==> flow/design.v <==
module sin_h(
    input signed [15:0] r_in,
    output signed [15:0] r_out
    );
     wire signed [15:0] a,b,c,d;
     assign a = r_in + (r_in >>> 2);
     assign b = (a >>> 4)+(r_in >>> 6);
     assign c = b+a; 
     assign d = (c >>> 5)+(r_in);
     assign r_out = d >>>1;     
endmodule
module cos_h(
    input signed [15:0] r,
    output signed [15:0] r_o
    );
    wire signed [15:0] a,b,c,d;
  assign a = r + (r >>> 2);
  assign b = r + (a >>> 2);
  assign c = b >>> 9;
  assign d = r + (r >>> 3);
  assign r_o = c+d;
endmodule
module sinh_23(
    input signed [15:0] rin,
    input S,
    output signed [15:0] rout
    );
     wire signed [15:0] a,b,c,d,e;
     assign a = (rin >>> 4)+ rin;
     assign b = rin + (rin >>> 9);
     assign c = b + (a >>> 7);
     assign d = c >>> 2;
     assign e = b >>> 3;
     assign rout = S? d:e;
endmodule
module cosh_23(
    input signed [15:0] ri,
    input sel,
    output signed [15:0] ro
    );
    wire signed [15:0] a,b,c,d;
    assign a = ri >>>7;
    assign b = (ri >>> 8)+ ri;
    assign c = b >>> 5;
    assign d = sel? c:b;
    assign ro = d + ri;
endmodule
module sinh_45(
    input signed [15:0] rin,
    input s,
    output signed [15:0] rout    
    );
    wire signed [15:0] a,b,c;
    assign a = rin >>> 4;
    assign b = rin >>> 5;
    assign c = s? a:b;
    assign rout = c;
endmodule
module cosh_45(
    input signed [15:0] rin,
    input s,
    output signed [15:0] rout    
    );
    wire signed [15:0] a,b,c;
    assign a = rin >>> 11;
    assign b = rin >>> 9;
    assign c = s? b:a;
    assign rout = rin + c;
endmodule
module stage_1(
    input signed [15:0] x_in,
    input signed [15:0] y_in,
    input signed [15:0] ang_in,
    input clk,
    input reset,
    output reg signed [15:0] x_out,
    output reg signed [15:0] y_out,
    output reg signed [15:0] ang_out
    );
    wire signed [15:0] p,q,u,v,abs_theta;
    assign abs_theta = ang_in[15] ? (~ang_in + 1'b1) : ang_in;
    reg signed [15:0] r,s,w,x,z,k; 
    sin_h S1(.r_in(y_in), .r_out(q));
    sin_h S2(.r_in(x_in), .r_out(u));
    cos_h C1(.r(x_in), .r_o(p));
    cos_h C2(.r(y_in), .r_o(v));
    always @(posedge clk, posedge reset)
    begin
    if(reset)
      begin
      x_out <= 16'b0000000000000000;
      y_out <= 16'b0000000000000000;
      ang_out <= 16'b0000000000000000;
      end
    else
    begin
      if (abs_theta <= 16'b0001000000000000)
         begin
         x_out <= x_in;
         y_out <= y_in;
         ang_out <= ang_in;
         end
      else 
         begin
         case(ang_in[15])
         1'b0: begin 
              x_out <= p+q; 
              y_out <= u+v; 
              ang_out <= ang_in - 16'b0010000000000000; 
              end
         1'b1: begin 
              x_out <= p-q; 
              y_out <= v-u; 
              ang_out <= ang_in + 16'b0010000000000000; 
              end
          endcase
         end
  end
end
endmodule
module stage_23(
    input signed [15:0] x_pr,
    input signed [15:0] y_pr,
    input signed [15:0] ang_pr,
    input clk,
    input reset,
    output reg signed [15:0] sx2_op,
    output reg signed [15:0] sy2_op,
    output reg signed [15:0] sa2_op
    );
  wire signed [15:0] abs_theta,o1,o2,o3,o4,w1,w2,w3,w4;
  assign abs_theta = ang_pr[15] ? (~ang_pr + 1'b1) : ang_pr;
  wire sel23;
  assign sel23 = (abs_theta > 16'b0000110000000000)?1'b1:1'b0;
  sinh_23 S1(.rin(x_pr),.S(sel23),.rout(o1));
  sinh_23 S2(.rin(y_pr),.S(sel23),.rout(o2));
  cosh_23 C1(.ri(x_pr),.sel(sel23),.ro(o3));
  cosh_23 C2(.ri(y_pr),.sel(sel23),.ro(o4)); 
always @(posedge clk, posedge reset)
begin
  if(reset)
      begin
      sx2_op <= 16'b0000000000000000;
      sy2_op<= 16'b0000000000000000;
      sa2_op <= 16'b0000000000000000;
      end
  else 
     begin
     if (abs_theta > 16'b0000110000000000 | abs_theta <= 16'b0000010000000000)
      begin
      sx2_op <= x_pr;
      sy2_op <= y_pr;
      sa2_op <= ang_pr;
      end
  else
      begin
         if(ang_pr[15])
          begin
          sx2_op <= o3 - o2;
          sy2_op <= o4 - o1;
          sa2_op <= sel23? (ang_pr + 16'b0001000000000000) : (ang_pr + 16'b0000100000000000);
          end
         else
          begin
          sx2_op <= o3 + o2;
          sy2_op <= o4 + o1;
          sa2_op <= sel23? (ang_pr - 16'b0001000000000000) : (ang_pr - 16'b0000100000000000);
          end
      end 
    end
end
endmodule  
module stage_45(
    input signed [15:0] sx2_op,
    input signed [15:0] sy2_op,
    input signed [15:0] sa2_op,
    input clk,
    input reset,
    output reg signed [15:0] x_nxt,
    output reg signed [15:0] y_nxt,
    output reg signed [15:0] ang_nxt
    );
    wire signed [15:0] o5,o6,o7,o8,w5,w6,w7,w8,abs_theta2;
    wire sel45;
    assign abs_theta2 = sa2_op[15] ? (~sa2_op + 1'b1) : sa2_op;
    assign sel45 = (abs_theta2 > 16'b0000001100000000)? 1'b1:1'b0;
sinh_45 S3(.rin(sx2_op),.s(sel45),.rout(o5));
sinh_45 S4(.rin(sy2_op),.s(sel45),.rout(o6));
cosh_45 C3(.rin(sx2_op),.s(sel45),.rout(o7));
cosh_45 C4(.rin(sy2_op),.s(sel45),.rout(o8));
always @(posedge clk, posedge reset)
begin
   if(reset)
      begin
      x_nxt <= 16'b0000000000000000;
      y_nxt <= 16'b0000000000000000;
      ang_nxt <= 16'b0000000000000000;
      end
   else
      begin
         if(abs_theta2 <= 16'b0000000100000000)
             begin
             x_nxt <= sx2_op;
             y_nxt <= sy2_op;
             ang_nxt <= sa2_op;
             end 
         else
             begin
             if(sa2_op[15])
                begin
                x_nxt <= o7 - o5;
                y_nxt <= o8 - o6;
                ang_nxt <= sel45? (sa2_op + 16'b0000010000000000) : (sa2_op + 16'b0000001000000000);
                end
             else
                begin
                x_nxt <= o7 + o5;
                y_nxt <= o8 + o6;
                ang_nxt <= sel45? (sa2_op - 16'b0000010000000000) : (sa2_op - 16'b0000001000000000);
                end
             end
      end
end
endmodule
module last_stage(
    input signed [15:0] x3,
    input signed [15:0] y3,
    input signed [15:0] ang3,
    input clk,
    input reset,
    output reg signed [15:0] xf,
    output reg signed [15:0] yf
    );
    wire signed [15:0] abs_theta,w1,w2,w3,w4,w5,w6;
    assign abs_theta = ang3[15] ? (~ang3 + 1'b1) : ang3;
    wire [3:0] k;
    assign k = abs_theta[15:12] + abs_theta[11];
    assign w1 = y3 >>> 9;
    assign w2 = x3 >>> 9;
    assign w3 = k*w1;
    assign w4 = k*w2;
    always @(posedge clk, posedge reset)
    begin
       if (reset)
         begin
         xf <= 16'b0000000000000000;
         yf <= 16'b0000000000000000;
         end
       else 
          begin
               if (ang3[15])
                 begin
                 xf <= x3 + w3;
                 yf <= y3 + w4;
                 end
               else 
                 begin
                 xf <= x3 - w3;
                 yf <= y3 - w4;
                 end
          end
    end
endmodule
`timescale 1ns / 100ps
module cordic_2taylor (
input clk,
input reset,
input signed [15:0] ang,
input signed [15:0] xin,
input signed [15:0] yin,
output signed [15:0] Xout,
output signed [15:0] Yout);
wire signed [15:0] x1, y1, theta1;           
wire signed [15:0] x2, y2, theta2;           
wire signed [15:0] x3, y3, theta3;           
    stage_1 S1(xin,yin,ang,clk,reset,x1,y1,theta1);
    stage_23 S2(x1,y1,theta1,clk,reset,x2,y2,theta2);
    stage_45 S3(x2,y2,theta2,clk,reset,x3,y3,theta3);
    last_stage S4(x3,y3,theta3,clk,reset,Xout,Yout);
endmodule
[From RTL to reports: cordic_2taylor]
The steps from the RTL of cordic_2taylor to its reports follow in flow order.
Lines are those of the file above, counted from 1.
Operators carry their Yosys type and port widths (W data, S select, Z words).
Cell names lack the library's common part.
A cell with -- has no value.
Set-up
  design top: cordic_2taylor
  clock: clk
  standard-cell library: sky130hd
  library corner: tt_025C_1v80

[Elaborated design]
Yosys after proc, flatten, opt, wreduce and memory -nomap, before mapping. Enables and synchronous resets that opt folds into registers are not counted as muxes. Memory bits, and registers merged into a memory's read port (data or address), are not among the register bits. Print and check cells are not counted. Equal cells are merged and count once.
Word-level totals
  register bits: 176
  cells after elaboration: 119
Operators by class
  $add $sub $neg: 57
  mux-type cells: 38
  magnitude comparators: 5
  multipliers: 2
  bitwise logic cells: 6
Operators by type and width (count)
  $mux W16: 27
  $mul A4 B16 Y16: 2
  $add A16 B16 Y16: 6
  $pmux W16 S2: 3
  $add A16 B1 Y16 const B: 4
  $add A16 B14 Y16: 4
  $sub A16 B16 Y16: 4
  $add A16 B7 Y16: 4
  $not A16 Y16: 4
  $add A11 B16 Y16: 2
  $add A12 B16 Y16: 2
  $add A13 B16 Y16: 2
  $add A16 B12 Y16: 2
  $sub A16 B12 Y16: 2
  $add A16 B13 Y16: 2
  $sub A16 B15 Y16: 2
  $add A16 B9 Y16: 2
  $add A7 B16 Y16: 2
  $add A8 B16 Y16: 2
  $mux W15: 2
  $add A12 B10 Y13: 2
  $mux W11: 2
  $add A15 B16 Y16: 1
  $add A16 B10 Y16 const B: 1
  $sub A16 B10 Y16 const B: 1
  $gt A16 B10 Y1 const B: 1
  $add A16 B11 Y16 const B: 1
  $sub A16 B11 Y16 const B: 1
Other operator kinds: 16; their cells: 18.

[Logic depth]
Yosys ltp: most cells in a row. Word level: on the elaborated netlist, between registers, memories and ports. Mapped: between sequential cells and ports; inverters and the memories' decode and read muxes count.
Logic depth
  depth after elaboration: 10
  ABC_AREA: 0
  mapped depth: 43
  depth with buffers taken out: 43

[Synthesis result]
The flow's flattened synthesis, as Yosys stat reports it; memories are mapped. The netlist is that of the ABC_AREA named above (0 if unset); the other value can give another one.
Cell types
  ha_1: count 471, area in all 5.89E+03 µm²
  dfrtp_1: count 176, area in all 4.4E+03 µm²
  fa_1: count 113, area in all 2262.17 µm²
  xnor2_1: count 258, area in all 2.26E+03 µm²
  nand2_1: count 393, area in all 1.48E+03 µm²
  o21ai_0: count 294, area in all 1.47E+03 µm²
  inv_1: count 377, area in all 1.42E+03 µm²
  a21oi_1: count 264, area in all 1.32E+03 µm²
  xor2_1: count 141, area in all 1.23E+03 µm²
  nor2_1: count 315, area in all 1.18E+03 µm²
  a21o_1: count 99, area in all 743.213 µm²
  nor3_1: count 124, area in all 620.595 µm²
  or3_1: count 65, area in all 406.64 µm²
  o21a_1: count 52, area in all 390.374 µm²
  nand2b_1: count 60, area in all 375.36 µm²
  nand3_1: count 69, area in all 345.331 µm²
  o21bai_1: count 43, area in all 322.81 µm²
  a21boi_0: count 41, area in all 307.795 µm²
Not listed: further types 83, cells in them 792.
Mapped netlist
  cells in the netlist: 4147
  flip-flops: 176
  buffer cells: 107
  sequential area: 4404.2 µm²
  chip area (Yosys): 32304.7 µm²
The figures by module come from a second, unflattened synthesis with its own total; it is not the netlist above.
Unflattened totals
  cells (unflattened synthesis): 4155
  area (unflattened synthesis): 34546.9 µm²
Each row is one instance without its submodules.
By module
  last_stage: sequential area 800.8 µm², area 4976.0 µm², cells 572, instances 1
  stage_45: sequential area 1201.2 µm², area 4191.5 µm², cells 501, instances 1
  stage_23: sequential area 1201.2 µm², area 4167.7 µm², cells 468, instances 1
  stage_1: sequential area 1201.2 µm², area 4132.7 µm², cells 448, instances 1
  sin_h: sequential area 0.0 µm², area 2029.4 µm², cells 251, instances 2
  cos_h: sequential area 0.0 µm², area 1971.9 µm², cells 238, instances 2
  sinh_23: sequential area 0.0 µm², area 1838.0 µm², cells 239, instances 2
  cosh_23: sequential area 0.0 µm², area 1537.7 µm², cells 204, instances 2
  cosh_45: sequential area 0.0 µm², area 952.2 µm², cells 134, instances 2
  sinh_45: sequential area 0.0 µm², area 210.2 µm², cells 17, instances 2
  cordic_2taylor: sequential area 0.0 µm², area 0.0 µm², cells 0, instances 1

[Path before layout]
Source: OpenSTA report_checks on the synthesized netlist (no wires, ideal clock, input and output delay 20% of the period each), path of least setup slack; recovery checks are left aside. Register names are those of the netlist, which keeps one name where synthesis merged equal registers.
Path after synthesis
  kind: in2reg
  start point: in xin[0]
  end point: reg S1.x_out[15]
  delay of the path: 8.143 ns
  data required time: 9.875 ns
  driving pins on the path: 38
  period: 10.0 ns
  setup slack: -0.143 ns
  buffers on the path: 0
  library setup time: 0.125 ns
  arrival time: 10.018 ns
  period reached after synthesis: 10.143 ns
"delay of the path" is the arrival time less input delay plus setup time.
"driving pins on the path" counts driving pins, that of a launching flip-flop among them; a cell with two outputs on the path counts twice.
"period reached after synthesis" is the clock period less the worst setup slack; recovery checks do not enter. This is arithmetic on one report: input and output delays are still those of the set period (20% each).
Between the ends stands the longest chain of elaborated cells between them, by number of cells; it is not shown to be the way that was timed. Of several equally long chains one is given.
Each line given opens the expression or statement behind the cell; cells for indexed reads and writes are added by Yosys, which also makes memories of some case tables.
At most two assigning lines are given for a register; there are more.
Between the ends, after synthesis
  path through: ha_1 -> inv_1 -> fa_1 -> nor2b_1 -> o21ai_0 -> a21boi_0 -> o21ai_0 -> a21oi_1 -> o21ai_0 -> a21oi_1 -> nand2b_1 -> inv_1 -> ha_1 -> o211a_1 -> a2111oi_0 -> a2111oi_0 -> a211o_1 -> o211a_1 -> (+2 left out) -> xor2_1 -> fa_1 -> inv_1 -> ha_1 -> inv_1 -> o21bai_1 -> a21oi_1 -> o21bai_1 -> a21oi_1 -> o21ai_0 -> or4b_2 -> nand3_1 -> ha_1 -> a21oi_1 -> o21ai_0 -> xnor3_1 -> xnor2_1 -> mux2_2
  length of the longest elaborated chain: 6
RTL lines, path after synthesis
  start, declared: line 269  | input signed [15:0] xin,
  $add A16 B14 Y16: line 17  | assign a = r + (r >>> 2);
  $add A16 B14 Y16: line 18  | assign b = r + (a >>> 2);
  $add A7 B16 Y16: line 21  | assign r_o = c+d;
  $sub A16 B15 Y16: line 112  | x_out <= p-q;
  $pmux W16 S2: line 105  | case(ang_in[15])
  $mux W16: line 97  | if (abs_theta <= 16'b0001000000000000)
  end, assigned: line 99  | x_out <= x_in;
  end, assigned: line 107  | x_out <= p+q;
  end, declared: line 76  | output reg signed [15:0] x_out,

[Worst path after layout]
From the final timing report of run 2: the path of least setup slack in the routed layout; clock arrival at registers is part of the times.
Path after layout
  kind: in2reg
  start point: in xin[2]
  end point: reg S1.y_out[15]
  period: 7.34 ns
  setup slack: -1.19 ns
  arrival time: 8.92 ns
  library setup time: 0.11 ns
  data required time: 7.73 ns
  buffers on the path: 2
  driving pins on the path: 39
Between the ends stands the longest chain of elaborated cells between them, by number of cells; it is not shown to be the way that was timed. Of several equally long chains one is given.
At most two assigning lines are given for a register; there are more.
Between the ends, after layout
  path through: buf_8 -> ha_4 -> inv_2 -> fa_2 -> nor2b_2 -> o21ai_2 -> a21boi_2 -> o21ai_2 -> a21oi_2 -> o21ai_2 -> a21oi_2 -> nand2b_4 -> fa_1 -> inv_2 -> ha_4 -> and4b_1 -> a221oi_4 -> and2b_2 -> (+3 left out) -> nor2b_4 -> o31a_1 -> o21a_1 -> or3_4 -> a221oi_4 -> buf_4 -> and2_4 -> a31oi_2 -> xor2_1 -> ha_1 -> nand2_1 -> a21oi_2 -> a211oi_2 -> o41a_1 -> o21ai_2 -> xor3_1 -> xnor3_1 -> mux2_4
  length of the longest elaborated chain: 7
RTL lines, path after layout
  start, declared: line 269  | input signed [15:0] xin,
  $add A16 B14 Y16: line 6  | assign a = r_in + (r_in >>> 2);
  $add A12 B10 Y13: line 7  | assign b = (a >>> 4)+(r_in >>> 6);
  $add A13 B16 Y16: line 8  | assign c = b+a;
  $add A11 B16 Y16: line 9  | assign d = (c >>> 5)+(r_in);
  $sub A16 B15 Y16: line 113  | y_out <= v-u;
  $pmux W16 S2: line 105  | case(ang_in[15])
  $mux W16: line 97  | if (abs_theta <= 16'b0001000000000000)
  end, assigned: line 100  | y_out <= y_in;
  end, assigned: line 108  | y_out <= u+v;
  end, declared: line 77  | output reg signed [15:0] y_out,

--- measured runs ---
Measured data: module cordic_2taylor, platform sky130hd, 3 stored runs of the flow under differing settings, order arbitrary. Input and output delays are each 20% of the period that was set; the output load is 0.01 pF.
"achieved clock period (ns)" is the run's clock period less its worst setup slack. It is reckoned from that one timing run; input and output delays stay at 20% of the period that was set.
"worst setup path time (ns)": the worst setup path's part of the clock period (all of it between registers, 20% less for each end at a port) less its slack. A launch clock that arrives late makes it longer, a capture clock that arrives late makes it shorter.

Flow files of run 1
==> flow/run.sh <==
#!/bin/bash
# the make line also repeats the synthesis and layout settings of config.mk as NAME=value (left out here)
make -C /OpenROAD-flow-scripts/flow DESIGN_CONFIG=/design/flow/config.mk WORK_HOME=/design/flow/orfs CLKGATE_MAP_FILE= finish
==> flow/config.mk <==
export PLATFORM = sky130hd
export DESIGN_NAME = cordic_2taylor
export DESIGN_NICKNAME = cordic_2taylor
export VERILOG_FILES = /design/flow/design.v
export SDC_FILE = /design/flow/constraint.sdc
export NUM_CORES = 4
export LEC_CHECK = 0
export CAP_MARGIN = 35
export CELL_PAD_IN_SITES_DETAIL_PLACEMENT = 2
export CORE_ASPECT_RATIO = 1.24
export CORE_MARGIN = 2
export CORE_UTILIZATION = 40
export GPL_TIMING_DRIVEN = 0
export HOLD_SLACK_MARGIN = 0.17
export PLACE_DENSITY_LB_ADDON = 0.26
export SETUP_SLACK_MARGIN = 1.97
export SLEW_MARGIN = 20
==> flow/constraint.sdc <==
create_clock -name core_clock -period 14.3 [get_ports {clk}]
set_input_delay 2.8600 -clock core_clock [delete_from_list [all_inputs] [get_ports {clk}]]
set_output_delay 2.8600 -clock core_clock [all_outputs]
set_load 0.01 [all_outputs]

report of run 1: did not finish, route, GRT-0232

Flow files of run 2
==> flow/run.sh <==
#!/bin/bash
# the make line also repeats the synthesis and layout settings of config.mk as NAME=value (left out here)
make -C /OpenROAD-flow-scripts/flow DESIGN_CONFIG=/design/flow/config.mk WORK_HOME=/design/flow/orfs CLKGATE_MAP_FILE= finish
==> flow/config.mk <==
export PLATFORM = sky130hd
export DESIGN_NAME = cordic_2taylor
export DESIGN_NICKNAME = cordic_2taylor
export VERILOG_FILES = /design/flow/design.v
export SDC_FILE = /design/flow/constraint.sdc
export NUM_CORES = 4
export LEC_CHECK = 0
export CAP_MARGIN = 20
export CORE_MARGIN = 2
export CORE_UTILIZATION = 50
export CTS_CLUSTER_SIZE = 41
export GPL_ROUTABILITY_DRIVEN = 1
export MAX_ROUTING_LAYER = met4
export PLACE_DENSITY = 0.5
export SLEW_MARGIN = 20
==> flow/constraint.sdc <==
create_clock -name core_clock -period 7.34 [get_ports {clk}]
set_input_delay 1.4680 -clock core_clock [delete_from_list [all_inputs] [get_ports {clk}]]
set_output_delay 1.4680 -clock core_clock [all_outputs]
set_load 0.01 [all_outputs]

report of run 2
yosys chip area after synthesis (um^2): 32304.7
finish__design__die__area: 66659.5
finish__design__instance__area__stdcell: 41738.8
finish__design__instance__utilization: 0.6510
finish__timing__setup__ws: -1.188
finish__timing__setup__tns: -14.064
finish__timing__hold__ws: 0.432
achieved clock period (ns): 8.528
worst setup path time (ns): 7.06
worst setup path kind: in2reg

Flow files of run 3
==> flow/run.sh <==
#!/bin/bash
# the make line also repeats the synthesis and layout settings of config.mk as NAME=value (left out here)
make -C /OpenROAD-flow-scripts/flow DESIGN_CONFIG=/design/flow/config.mk WORK_HOME=/design/flow/orfs CLKGATE_MAP_FILE= finish
==> flow/config.mk <==
export PLATFORM = sky130hd
export DESIGN_NAME = cordic_2taylor
export DESIGN_NICKNAME = cordic_2taylor
export VERILOG_FILES = /design/flow/design.v
export SDC_FILE = /design/flow/constraint.sdc
export NUM_CORES = 4
export LEC_CHECK = 0
export ABC_AREA = 0
export CAP_MARGIN = 0
export CELL_PAD_IN_SITES_GLOBAL_PLACEMENT = 0
export CORE_MARGIN = 2
export CORE_UTILIZATION = 67
export MAX_ROUTING_LAYER = met5
export PLACE_DENSITY = 0.38
export SETUP_SLACK_MARGIN = 0.99
export SLEW_MARGIN = 20
export TNS_END_PERCENT = 100
==> flow/constraint.sdc <==
create_clock -name core_clock -period 5.97 [get_ports {clk}]
set_input_delay 1.1940 -clock core_clock [delete_from_list [all_inputs] [get_ports {clk}]]
set_output_delay 1.1940 -clock core_clock [all_outputs]
set_load 0.01 [all_outputs]

report of run 3: did not finish, cts, DPL-0038
--- end ---
